==> flow/design.v <==
module ws2812b(
    input logic clk, 
    input logic rst,
    input logic serial_in, 
    input logic transmit, 
    output logic ws2812b_out, 
    output logic shift
);
    localparam IDLE = 1'b0;
    localparam TRANSMITTING = 1'b1;
    localparam T0_CYCLE_COUNT = 4'd5;
    localparam T1_CYCLE_COUNT = 4'd10;
    localparam MAX_CYCLE_COUNT = 4'd15;
    logic state;
    logic [3:0] cycle_count;
    logic bit_being_sent;
    always_ff @(posedge clk) begin
        if (rst) begin
            state <= IDLE;
            cycle_count <= 4'd0;
            bit_being_sent <= 1'b0;
        end
        else begin
        unique case (state)
            IDLE:
                if (transmit == 1'b1) begin
                    state <= TRANSMITTING;
                    cycle_count <= 4'd0;
                    bit_being_sent <= serial_in;
                end
            TRANSMITTING:
                if (transmit == 1'b0) begin
                    state <= IDLE;
                end
                else if (cycle_count == MAX_CYCLE_COUNT - 1) begin
                    cycle_count <= 4'd0;
                    bit_being_sent <= serial_in;
                end
                else begin
                    cycle_count <= cycle_count + 1;
                end
        endcase
        end
    end
    always_comb begin
        if (state == TRANSMITTING)
            if (bit_being_sent == 1'b0)
                ws2812b_out = (cycle_count < T0_CYCLE_COUNT);
            else
                ws2812b_out = (cycle_count < T1_CYCLE_COUNT);
        else
            ws2812b_out = 1'b0;
    end
    assign shift = (state == TRANSMITTING) && (cycle_count == 4'd0);
endmodule
module controller (
    input logic clk, 
    input logic rst,
    output logic load_sreg, 
    output logic transmit_pixel, 
    output logic [5:0] pixel, 
    output logic [4:0] frame
);
    localparam TRANSMIT_FRAME       = 1'b0;
    localparam IDLE                 = 1'b1;
    localparam [2:0] READ_CH_VALS   = 3'b001;
    localparam [2:0] LOAD_SREG      = 3'b010;
    localparam [2:0] TRANSMIT_PIXEL = 3'b100;
    localparam [8:0] TRANSMIT_CYCLES    = 9'd360;        
    localparam [19:0] IDLE_CYCLES       = 20'd2000;      
    logic state;
    logic next_state;
    logic [2:0] transmit_phase;
    logic [2:0] next_transmit_phase;
    logic [5:0] pixel_counter;
    logic [4:0] frame_counter;
    logic [8:0] transmit_counter;
    logic [19:0] idle_counter;
    logic transmit_pixel_done;
    logic idle_done;
    assign transmit_pixel_done = (transmit_counter == TRANSMIT_CYCLES - 1);
    assign idle_done = (idle_counter == IDLE_CYCLES - 1);
    always_ff @(posedge clk) begin
        if (rst) begin
            state <= TRANSMIT_FRAME;
            transmit_phase <= READ_CH_VALS;
        end
        else begin
            state <= next_state;
            transmit_phase <= next_transmit_phase;
        end
    end
    always_comb begin
        next_state = 1'bx;
        unique case (state)
            TRANSMIT_FRAME:
                if ((pixel_counter == 6'd63) && (transmit_pixel_done))
                    next_state = IDLE;
                else
                    next_state = TRANSMIT_FRAME;
            IDLE:
                if (idle_done)
                    next_state = TRANSMIT_FRAME;
                else
                    next_state = IDLE;
        endcase
    end
    always_comb begin
        next_transmit_phase = READ_CH_VALS;
        if (state == TRANSMIT_FRAME) begin
            case (transmit_phase)
                READ_CH_VALS:
                    next_transmit_phase = LOAD_SREG;
                LOAD_SREG:
                    next_transmit_phase = TRANSMIT_PIXEL;
                TRANSMIT_PIXEL:
                    next_transmit_phase = transmit_pixel_done ? READ_CH_VALS : TRANSMIT_PIXEL;
            endcase
        end
    end
    always_ff @(posedge clk) begin
        if (rst) begin
            pixel_counter <= 6'd0;
        end
        else if ((state == TRANSMIT_FRAME) && transmit_pixel_done) begin
            pixel_counter <= pixel_counter + 1;
        end
    end
    always_ff @(posedge clk) begin
        if (rst) begin
            frame_counter <= 5'd0;
        end
        else if (idle_done) begin
            frame_counter <= frame_counter + 1;
        end
    end
    always_ff @(posedge clk) begin
        if (rst) begin
            transmit_counter <= 9'd0;
        end
        else if (transmit_phase == TRANSMIT_PIXEL) begin
            transmit_counter <= transmit_counter + 1;
        end
        else begin
            transmit_counter <= 9'd0;
        end
    end
    always_ff @(posedge clk) begin
        if (rst) begin
            idle_counter <= 20'd0;
        end
        else if (state == IDLE) begin
            idle_counter <= idle_counter + 1;
        end
        else begin
            idle_counter <= 20'd0;
        end
    end
    assign pixel = pixel_counter;
    assign frame = frame_counter;
    assign load_sreg = (transmit_phase == LOAD_SREG);
    assign transmit_pixel = (transmit_phase == TRANSMIT_PIXEL);
endmodule
module game_of_life #(
    parameter [63:0] INIT_GRID = 64'hFFFF_FFFF_FFFF_FFFF
)(
    input  logic clk,
    input  logic rst,
    input  logic tick,          
    input  logic load,          
    input  logic load_bit,
    output logic [63:0] grid_out
);
    logic [63:0] grid;
    logic [63:0] next_grid;
    logic [63:0] north, south, east, west;
    logic [63:0] ne, nw, se, sw;
    logic [3:0] neighbors [63:0];
    integer i;
    always_comb begin
        for (i = 0; i < 64; i = i + 1) begin
            north[i] = grid[(((i / 8) + 1) % 8) * 8 + (i % 8)];
            south[i] = grid[(((i / 8) + 7) % 8) * 8 + (i % 8)];
            east[i]  = grid[(i / 8) * 8 + ((i % 8) + 1) % 8];
            west[i]  = grid[(i / 8) * 8 + ((i % 8) + 7) % 8];
            ne[i]    = grid[(((i / 8) + 1) % 8) * 8 + ((i % 8) + 1) % 8];
            nw[i]    = grid[(((i / 8) + 1) % 8) * 8 + ((i % 8) + 7) % 8];
            se[i]    = grid[(((i / 8) + 7) % 8) * 8 + ((i % 8) + 1) % 8];
            sw[i]    = grid[(((i / 8) + 7) % 8) * 8 + ((i % 8) + 7) % 8];
        end
        for (i = 0; i < 64; i = i + 1) begin
            neighbors[i] = north[i] + south[i] + east[i] + west[i] +
                           ne[i] + nw[i] + se[i] + sw[i];
        end
        for (i = 0; i < 64; i = i + 1) begin
            if (grid[i])
                next_grid[i] = (neighbors[i] == 2 || neighbors[i] == 3);
            else
                next_grid[i] = (neighbors[i] == 3);
        end
    end
    always_ff @(posedge clk) begin
        if (rst)
            grid <= INIT_GRID;
        else if (load)
            grid <= {load_bit, grid[63:1]};
        else if (tick)
            grid <= next_grid;
    end
    assign grid_out = grid;
endmodule
module top (
    input  logic clk,
    input  logic rst,
    input  logic load,
    input  logic [2:0] load_rgb,
    output logic _48b
);
    logic [5:0] pixel;
    logic load_sreg, transmit_pixel, shift;
    logic ws_out;
    logic [7:0] red_data, green_data, blue_data;
    logic [23:0] shift_reg;
    logic [23:0] div_counter;
    logic tick;
    always_ff @(posedge clk) begin
        if (rst) begin
            div_counter <= 0;
            tick <= 1'b0;
        end else if (div_counter == 24'd29_999) begin  
            div_counter <= 0;
            tick <= 1'b1;
        end else begin
            div_counter <= div_counter + 1;
            tick <= 1'b0;
        end
    end
    logic [63:0] red_grid, green_grid, blue_grid;
    localparam [63:0] RED_INIT   = 64'b11100000_00000000_00000000_00000000_00000000_00000000_00000000_00000000;  
    localparam [63:0] GREEN_INIT = 64'b00000000_00011100_00000000_00000000_00000000_00000000_00000000_00000000;  
    localparam [63:0] BLUE_INIT  = 64'b00000000_00000000_00000111_00000000_00000000_00000000_00000000_00000000;  
    game_of_life #(.INIT_GRID(RED_INIT))   u_red_gol   (.clk(clk), .rst(rst), .tick(tick), .load(load), .load_bit(load_rgb[2]), .grid_out(red_grid));
    game_of_life #(.INIT_GRID(GREEN_INIT)) u_green_gol (.clk(clk), .rst(rst), .tick(tick), .load(load), .load_bit(load_rgb[1]), .grid_out(green_grid));
    game_of_life #(.INIT_GRID(BLUE_INIT))  u_blue_gol  (.clk(clk), .rst(rst), .tick(tick), .load(load), .load_bit(load_rgb[0]), .grid_out(blue_grid));
    always_comb begin
        red_data   = {8{red_grid[pixel]}};
        green_data = {8{green_grid[pixel]}};
        blue_data  = {8{blue_grid[pixel]}};
    end
    controller u_ctrl (
        .clk(clk),
        .rst(rst),
        .load_sreg(load_sreg),
        .transmit_pixel(transmit_pixel),
        .pixel(pixel),
        .frame()
    );
    ws2812b u_ws (
        .clk(clk),
        .rst(rst),
        .serial_in(shift_reg[23]),
        .transmit(transmit_pixel),
        .ws2812b_out(ws_out),
        .shift(shift)
    );
    always_ff @(posedge clk) begin
        if (load_sreg)
            shift_reg <= {green_data, red_data, blue_data};  
        else if (shift)
            shift_reg <= {shift_reg[22:0], 1'b0};
    end
    assign _48b = ws_out;
endmodule
Reports on top
Tool output for the design above, in the order of the flow.
Line numbers count from 1 in the design file above.
Operators: Yosys type, input widths -> output width; for muxes data width and select width s.
Cell names lack the library's common part.
{ "inputs": {"design": "top", "clock": "clk", "cell_library": "sky130hd", "lib_corner": "tt_025C_1v80"} }

After elaboration
Yosys after proc, flatten, opt, wreduce and memory -nomap, before mapping. Print and check cells are not counted. Equal cells are merged and count once.
{ "word_totals": {"ff_bits": 286, "in_bits": 6, "out_inout_bits": 1, "word_cells": 2187} }
{ "classes": {"addsub": 1349, "compare": 2, "equal": 395, "shifts": 3, "mux": 217, "logic": 3, "n_reduce_logical": 204} }
{ "ops": {"columns": ["op", "n"], "rows": [
  ["$add 4x1->4", 1152],
  ["$eq 4x2->1 const B", 384],
  ["$add 1x1->2", 192],
  ["$mux 64", 6],
  ["$mux 1", 201],
  ["$logic_or 1x1->1", 192],
  ["$shiftx 64x6->1", 3],
  ["$mux 24", 2],
  ["$add 24x1->24 const B", 1],
  ["$eq 24x15->1 const B", 1],
  ["$add 20x1->20 const B", 1],
  ["$eq 20x11->1 const B", 1],
  ["$mux 4", 3],
  ["$add 9x1->9 const B", 1],
  ["$eq 9x9->1 const B", 1],
  ["$pmux 3 s3", 1],
  ["$reduce_or 2->1", 4],
  ["$pmux 4 s2", 1],
  ["$ne 2x2->1 const B", 3],
  ["$add 6x1->6 const B", 1],
  ["$eq 6x6->1 const B", 1],
  ["$reduce_bool 2->1", 2],
  ["$add 4x1->4 const B", 1],
  ["$lt 4x3->1 const B", 1],
  ["$lt 4x4->1 const B", 1],
  ["$eq 4x4->1 const B", 1],
  ["$logic_not 4->1", 1],
  ["$pmux 1 s2", 2]
]} }
Not listed: further kinds 8, cells in them 12.

Logic depth
Longest topological path by Yosys (ltp), each cell counted once; first at word level (registers and memories cut), then after technology mapping (sequential cells cut; the memories' decode and read muxes count).
{ "depth": {"depth_word": 12, "abc_area": 0, "ltp_mapped": 13, "mapped_depth_nobuf": 13} }

After synthesis
Source: synth_stat.txt of the flow (Yosys; design flattened, memories mapped). It holds for the ABC_AREA given above (unset counts as 0); a run with the other value may have another netlist.
{ "mapped": {"cells": 5122, "mapped_area_mm2": 0.0460229, "seq_area_mm2": 0.0059657, "ff_cells": 286, "buffers": 143} }
{ "by_type": {"columns": ["type", "n", "type_area_um2"], "rows": [
  ["fa_1", 768, 1.54E+04],
  ["ha_1", 580, 7256.96],
  ["dfxtp_1", 262, 5245.03],
  ["inv_1", 1356, 5.09E+03],
  ["nor2_1", 586, 2199.61],
  ["a22oi_1", 189, 1.42E+03],
  ["a21oi_1", 230, 1.15E+03],
  ["o21ai_0", 201, 1.01E+03],
  ["nor2b_1", 137, 857.072],
  ["mux2i_1", 76, 760.73],
  ["edfxtp_1", 24, 720.691],
  ["a31oi_1", 113, 706.928],
  ["mux4_2", 31, 698.17],
  ["nand2_1", 142, 533.011],
  ["a211oi_1", 64, 480.461],
  ["clkbuf_1", 114, 427.91],
  ["mux4_1", 9, 236.477],
  ["xor2_1", 27, 236.477]
]} }
Other cell types: 42; their cells: 213.
By module: a second synthesis without flattening, with its own total; a netlist apart from the flattened one above.
{ "hier_totals": {"hier_cells": 4743, "hier_area_mm2": 0.046935} }
Rows give one instance, submodules left out.
{ "modules": {"columns": ["module", "instances", "cells", "area_mm2", "seq_area_mm2"], "rows": [
  ["game_of_life", 1, 1379, 0.0136181, 0.0012812],
  ["game_of_life", 1, 1379, 0.0136043, 0.0012812],
  ["game_of_life", 1, 1379, 0.0136043, 0.0012812],
  ["top", 1, 345, 0.0038349, 0.0012212],
  ["controller", 1, 219, 0.0019319, 0.0008808],
  ["ws2812b", 1, 42, 0.0003416, 0.0001201]
]} }

Timing after synthesis
Source: OpenSTA report_checks on the synthesized netlist (no wires, ideal clock, input and output delay 20% of the period each), path of least setup slack; recovery checks are left aside. Register names are those of the netlist, which keeps one name where synthesis merged equal registers.
{ "synth_timing": {"path_kind": "register -> register", "startpoint": "register u_red_gol.grid[7]", "endpoint": "register u_red_gol.grid[63]", "period_ns": 10.0, "setup_time_ns": 0.060, "launch_ns": 0.000, "arrival_ns": 3.149, "required_time_ns": 9.940, "slack_ns": 6.792, "path_delay_ns": 3.209, "path_stages": 13, "path_buffers": 0, "period_less_setup_slack_ns": 3.208} }
"path_delay_ns" = arrival - input delay + setup time.
"path_stages": output pins that drive a net of the path, with the launching flip-flop's if there is one; two outputs of one cell count as two.
"period_less_setup_slack_ns" is the clock period less the worst setup slack; recovery checks do not enter. This is arithmetic on one report: input and output delays are still those of the set period (20% each).
The rows between start and end are the longest chain of elaborated cells between them; the timing report does not say that the signal goes this way. Where chains are equally long, one stands for them.
A line is the first line of the expression or statement that the cell stems from. Yosys adds cells for indexed reads and writes and turns some case tables into memories.
At most two assigning lines are given for a register; there are more.
{ "synth_via": {"path_cell_list": "dfxtp_1 -> ha_1 -> inv_1 -> fa_1 -> fa_1 -> inv_1 -> fa_1 -> inv_1 -> fa_1 -> a2111oi_0 -> a21oi_1 -> o21ai_0 -> a221o_1", "elab_chain_len": 12, "cells_between": 13, "classes_between": "add/sub: 7; eq/ne: 2; mux: 3; reduce/logical: 1"} }
{ "synth_rtl": {"columns": ["item", "line", "text"], "rows": [
  ["from (decl)", 174, "logic [63:0] grid;"],
  ["from (assign)", 206, "grid <= {load_bit, grid[63:1]};"],
  ["from (assign)", 208, "grid <= next_grid;"],
  ["$add 1x1->2", 192, "neighbors[i] = north[i] + south[i] + east[i] + west[i] +"],
  ["$add 4x1->4 (6 in a row)", 192, null],
  ["$eq 4x2->1", 197, "next_grid[i] = (neighbors[i] == 2 || neighbors[i] == 3);"],
  ["$logic_or 1x1->1", 197, null],
  ["$mux 1", 196, "if (grid[i])"],
  ["$mux 64", 207, "else if (tick)"],
  ["$mux 64", 205, "else if (load)"],
  ["to (assign)", 206, null],
  ["to (assign)", 208, null],
  ["to (decl)", 174, null]
]} }

Path in the finished layout
From the final timing report of run B: the path of least setup slack in the routed layout; clock arrival at registers is part of the times.
{ "layout_timing": {"path_kind": "register -> register", "startpoint": "register u_blue_gol.grid[49]", "endpoint": "register u_blue_gol.grid[41]", "period_ns": 4.08, "setup_time_ns": 0.05, "launch_ns": 0.63, "arrival_ns": 3.95, "required_time_ns": 4.67, "slack_ns": 0.72, "path_stages": 13, "path_buffers": 0} }
The rows between start and end are the longest chain of elaborated cells between them; the timing report does not say that the signal goes this way. Where chains are equally long, one stands for them.
At most two assigning lines are given for a register; there are more.
{ "layout_via": {"path_cell_list": "dfxtp_1 -> ha_1 -> inv_1 -> fa_1 -> fa_1 -> inv_1 -> fa_1 -> inv_1 -> fa_1 -> a2111oi_0 -> a21oi_1 -> o21ai_0 -> a221o_1", "elab_chain_len": 12, "cells_between": 13, "classes_between": "add/sub: 7; eq/ne: 2; mux: 3; reduce/logical: 1"} }
{ "layout_rtl": {"columns": ["item", "line", "text"], "rows": [
  ["from (decl)", 174, "logic [63:0] grid;"],
  ["from (assign)", 206, "grid <= {load_bit, grid[63:1]};"],
  ["from (assign)", 208, "grid <= next_grid;"],
  ["$add 1x1->2", 192, "neighbors[i] = north[i] + south[i] + east[i] + west[i] +"],
  ["$add 4x1->4 (6 in a row)", 192, null],
  ["$eq 4x2->1", 197, "next_grid[i] = (neighbors[i] == 2 || neighbors[i] == 3);"],
  ["$logic_or 1x1->1", 197, null],
  ["$mux 1", 196, "if (grid[i])"],
  ["$mux 64", 207, "else if (tick)"],
  ["$mux 64", 205, "else if (load)"],
  ["to (assign)", 206, null],
  ["to (assign)", 208, null],
  ["to (decl)", 174, null]
]} }

Add stored flow runs of top

Measured results for top: 6 stored runs of the Yosys and OpenROAD flow on sky130hd. The settings differ; the order carries no meaning. The constraints put input and output delay at 20% of the set period each and load the outputs with 0.01 pF.
By "clock period achieved" is meant the clock period of the run minus its worst setup slack. This is arithmetic on one report: input and output delays are still those of the set period (20% each).
"time of the worst setup path" = time allowed to the worst setup path (clock period - input delay - output delay, where it has them) - its slack; a late launch clock adds to it, a late capture clock takes from it.
"power consumption": no workload was simulated; the value follows from the tool's default switching activity.

==> run A: settings <==
{ "ABC_AREA": 1, "CAP_MARGIN": 0, "CELL_PAD_IN_SITES_GLOBAL_PLACEMENT": 3, "CORE_ASPECT_RATIO": 0.64, "CORE_MARGIN": 4, "CORE_UTILIZATION": 54, "CTS_CLUSTER_DIAMETER": 276, "CTS_CLUSTER_SIZE": 50, "GPL_ROUTABILITY_DRIVEN": 0, "GPL_TIMING_DRIVEN": 0, "HOLD_SLACK_MARGIN": -0.08, "MIN_ROUTING_LAYER": "met2", "PLACE_DENSITY_LB_ADDON": 0.11, "period_ns": 4.31, "SLEW_MARGIN": 20 }
==> run A: results <==
incomplete, placement halted on FLW-0024

==> run B: settings <==
{ "CORE_UTILIZATION": 45, "SETUP_SLACK_MARGIN": 0.56, "period_ns": 4.08, "CAP_MARGIN": 20, "CORE_MARGIN": 2, "SLEW_MARGIN": 20 }
==> run B: results <==
power consumption: 7.687 mW
setup slack of the worst path: 0.719 ns
synthesis area: 0.0460229 mm2
worst hold slack in the final report: 0.433 ns
time of the worst setup path: 3.36 ns
worst setup path type: register -> register
standard-cell area after layout: 0.0503658 mm2
utilization of the finished layout: 49.6%
setup TNS: 0.000 ns
clock period achieved: 3.361 ns
die footprint: 0.104846 mm2

==> run C: settings <==
{ "ABC_AREA": 0, "CAP_MARGIN": 0, "CELL_PAD_IN_SITES_GLOBAL_PLACEMENT": 0, "CORE_ASPECT_RATIO": 0.64, "CORE_MARGIN": 4, "CORE_UTILIZATION": 54, "CTS_CLUSTER_DIAMETER": 276, "CTS_CLUSTER_SIZE": 50, "GPL_ROUTABILITY_DRIVEN": 0, "GPL_TIMING_DRIVEN": 0, "HOLD_SLACK_MARGIN": -0.08, "MIN_ROUTING_LAYER": "met2", "PLACE_DENSITY_LB_ADDON": 0.11, "period_ns": 4.31, "SLEW_MARGIN": 20 }
==> run C: results <==
power consumption: 5.093 mW
setup slack of the worst path: 0.229 ns
synthesis area: 0.0460229 mm2
worst hold slack in the final report: 0.458 ns
time of the worst setup path: 4.08 ns
worst setup path type: register -> register
standard-cell area after layout: 0.0478747 mm2
utilization of the finished layout: 56.8%
setup TNS: 0.000 ns
clock period achieved: 4.081 ns
die footprint: 0.0900788 mm2

==> run D: settings <==
{ "ABC_AREA": 0, "CORE_MARGIN": 4, "CORE_UTILIZATION": 54, "CTS_CLUSTER_DIAMETER": 20, "CTS_CLUSTER_SIZE": 50, "GPL_ROUTABILITY_DRIVEN": 0, "PLACE_DENSITY_LB_ADDON": 0.11, "period_ns": 3.92, "CAP_MARGIN": 20, "SLEW_MARGIN": 20 }
==> run D: results <==
power consumption: 15.187 mW
setup slack of the worst path: 0.378 ns
synthesis area: 0.0460229 mm2
worst hold slack in the final report: 0.422 ns
time of the worst setup path: 3.54 ns
worst setup path type: register -> register
standard-cell area after layout: 0.0534388 mm2
utilization of the finished layout: 63.6%
setup TNS: 0.000 ns
clock period achieved: 3.542 ns
die footprint: 0.089961 mm2

==> run E: settings <==
{ "ABC_AREA": 1, "CAP_MARGIN": 5, "CELL_PAD_IN_SITES_DETAIL_PLACEMENT": 0, "CORE_ASPECT_RATIO": 0.62, "CORE_UTILIZATION": 56, "CTS_CLUSTER_DIAMETER": 79, "GPL_ROUTABILITY_DRIVEN": 0, "GPL_TIMING_DRIVEN": 1, "HOLD_SLACK_MARGIN": -0.09, "MAX_ROUTING_LAYER": "met5", "PLACE_DENSITY_LB_ADDON": 0.11, "SETUP_SLACK_MARGIN": 0.87, "TNS_END_PERCENT": 25, "period_ns": 10.0, "CORE_MARGIN": 2, "SLEW_MARGIN": 20 }
==> run E: results <==
power consumption: 5.630 mW
setup slack of the worst path: 5.883 ns
synthesis area: 0.0465884 mm2
worst hold slack in the final report: 0.420 ns
time of the worst setup path: 2.12 ns
worst setup path type: register -> output
standard-cell area after layout: 0.0488331 mm2
utilization of the finished layout: 59.1%
setup TNS: 0.000 ns
clock period achieved: 4.117 ns
die footprint: 0.0855823 mm2

==> run F: settings <==
{ "ABC_AREA": 0, "CAP_MARGIN": 25, "CORE_ASPECT_RATIO": 0.74, "CORE_MARGIN": 8, "CORE_UTILIZATION": 30, "CTS_CLUSTER_SIZE": 21, "GPL_ROUTABILITY_DRIVEN": 0, "GPL_TIMING_DRIVEN": 1, "PLACE_DENSITY_LB_ADDON": 0.09, "SLEW_MARGIN": 5, "period_ns": 2.54 }
==> run F: results <==
power consumption: 12.285 mW
setup slack of the worst path: -0.675 ns
synthesis area: 0.0460229 mm2
worst hold slack in the final report: 0.231 ns
time of the worst setup path: 3.21 ns
worst setup path type: register -> register
standard-cell area after layout: 0.059452 mm2
utilization of the finished layout: 39.1%
setup TNS: -86.952 ns
clock period achieved: 3.215 ns
die footprint: 0.166341 mm2
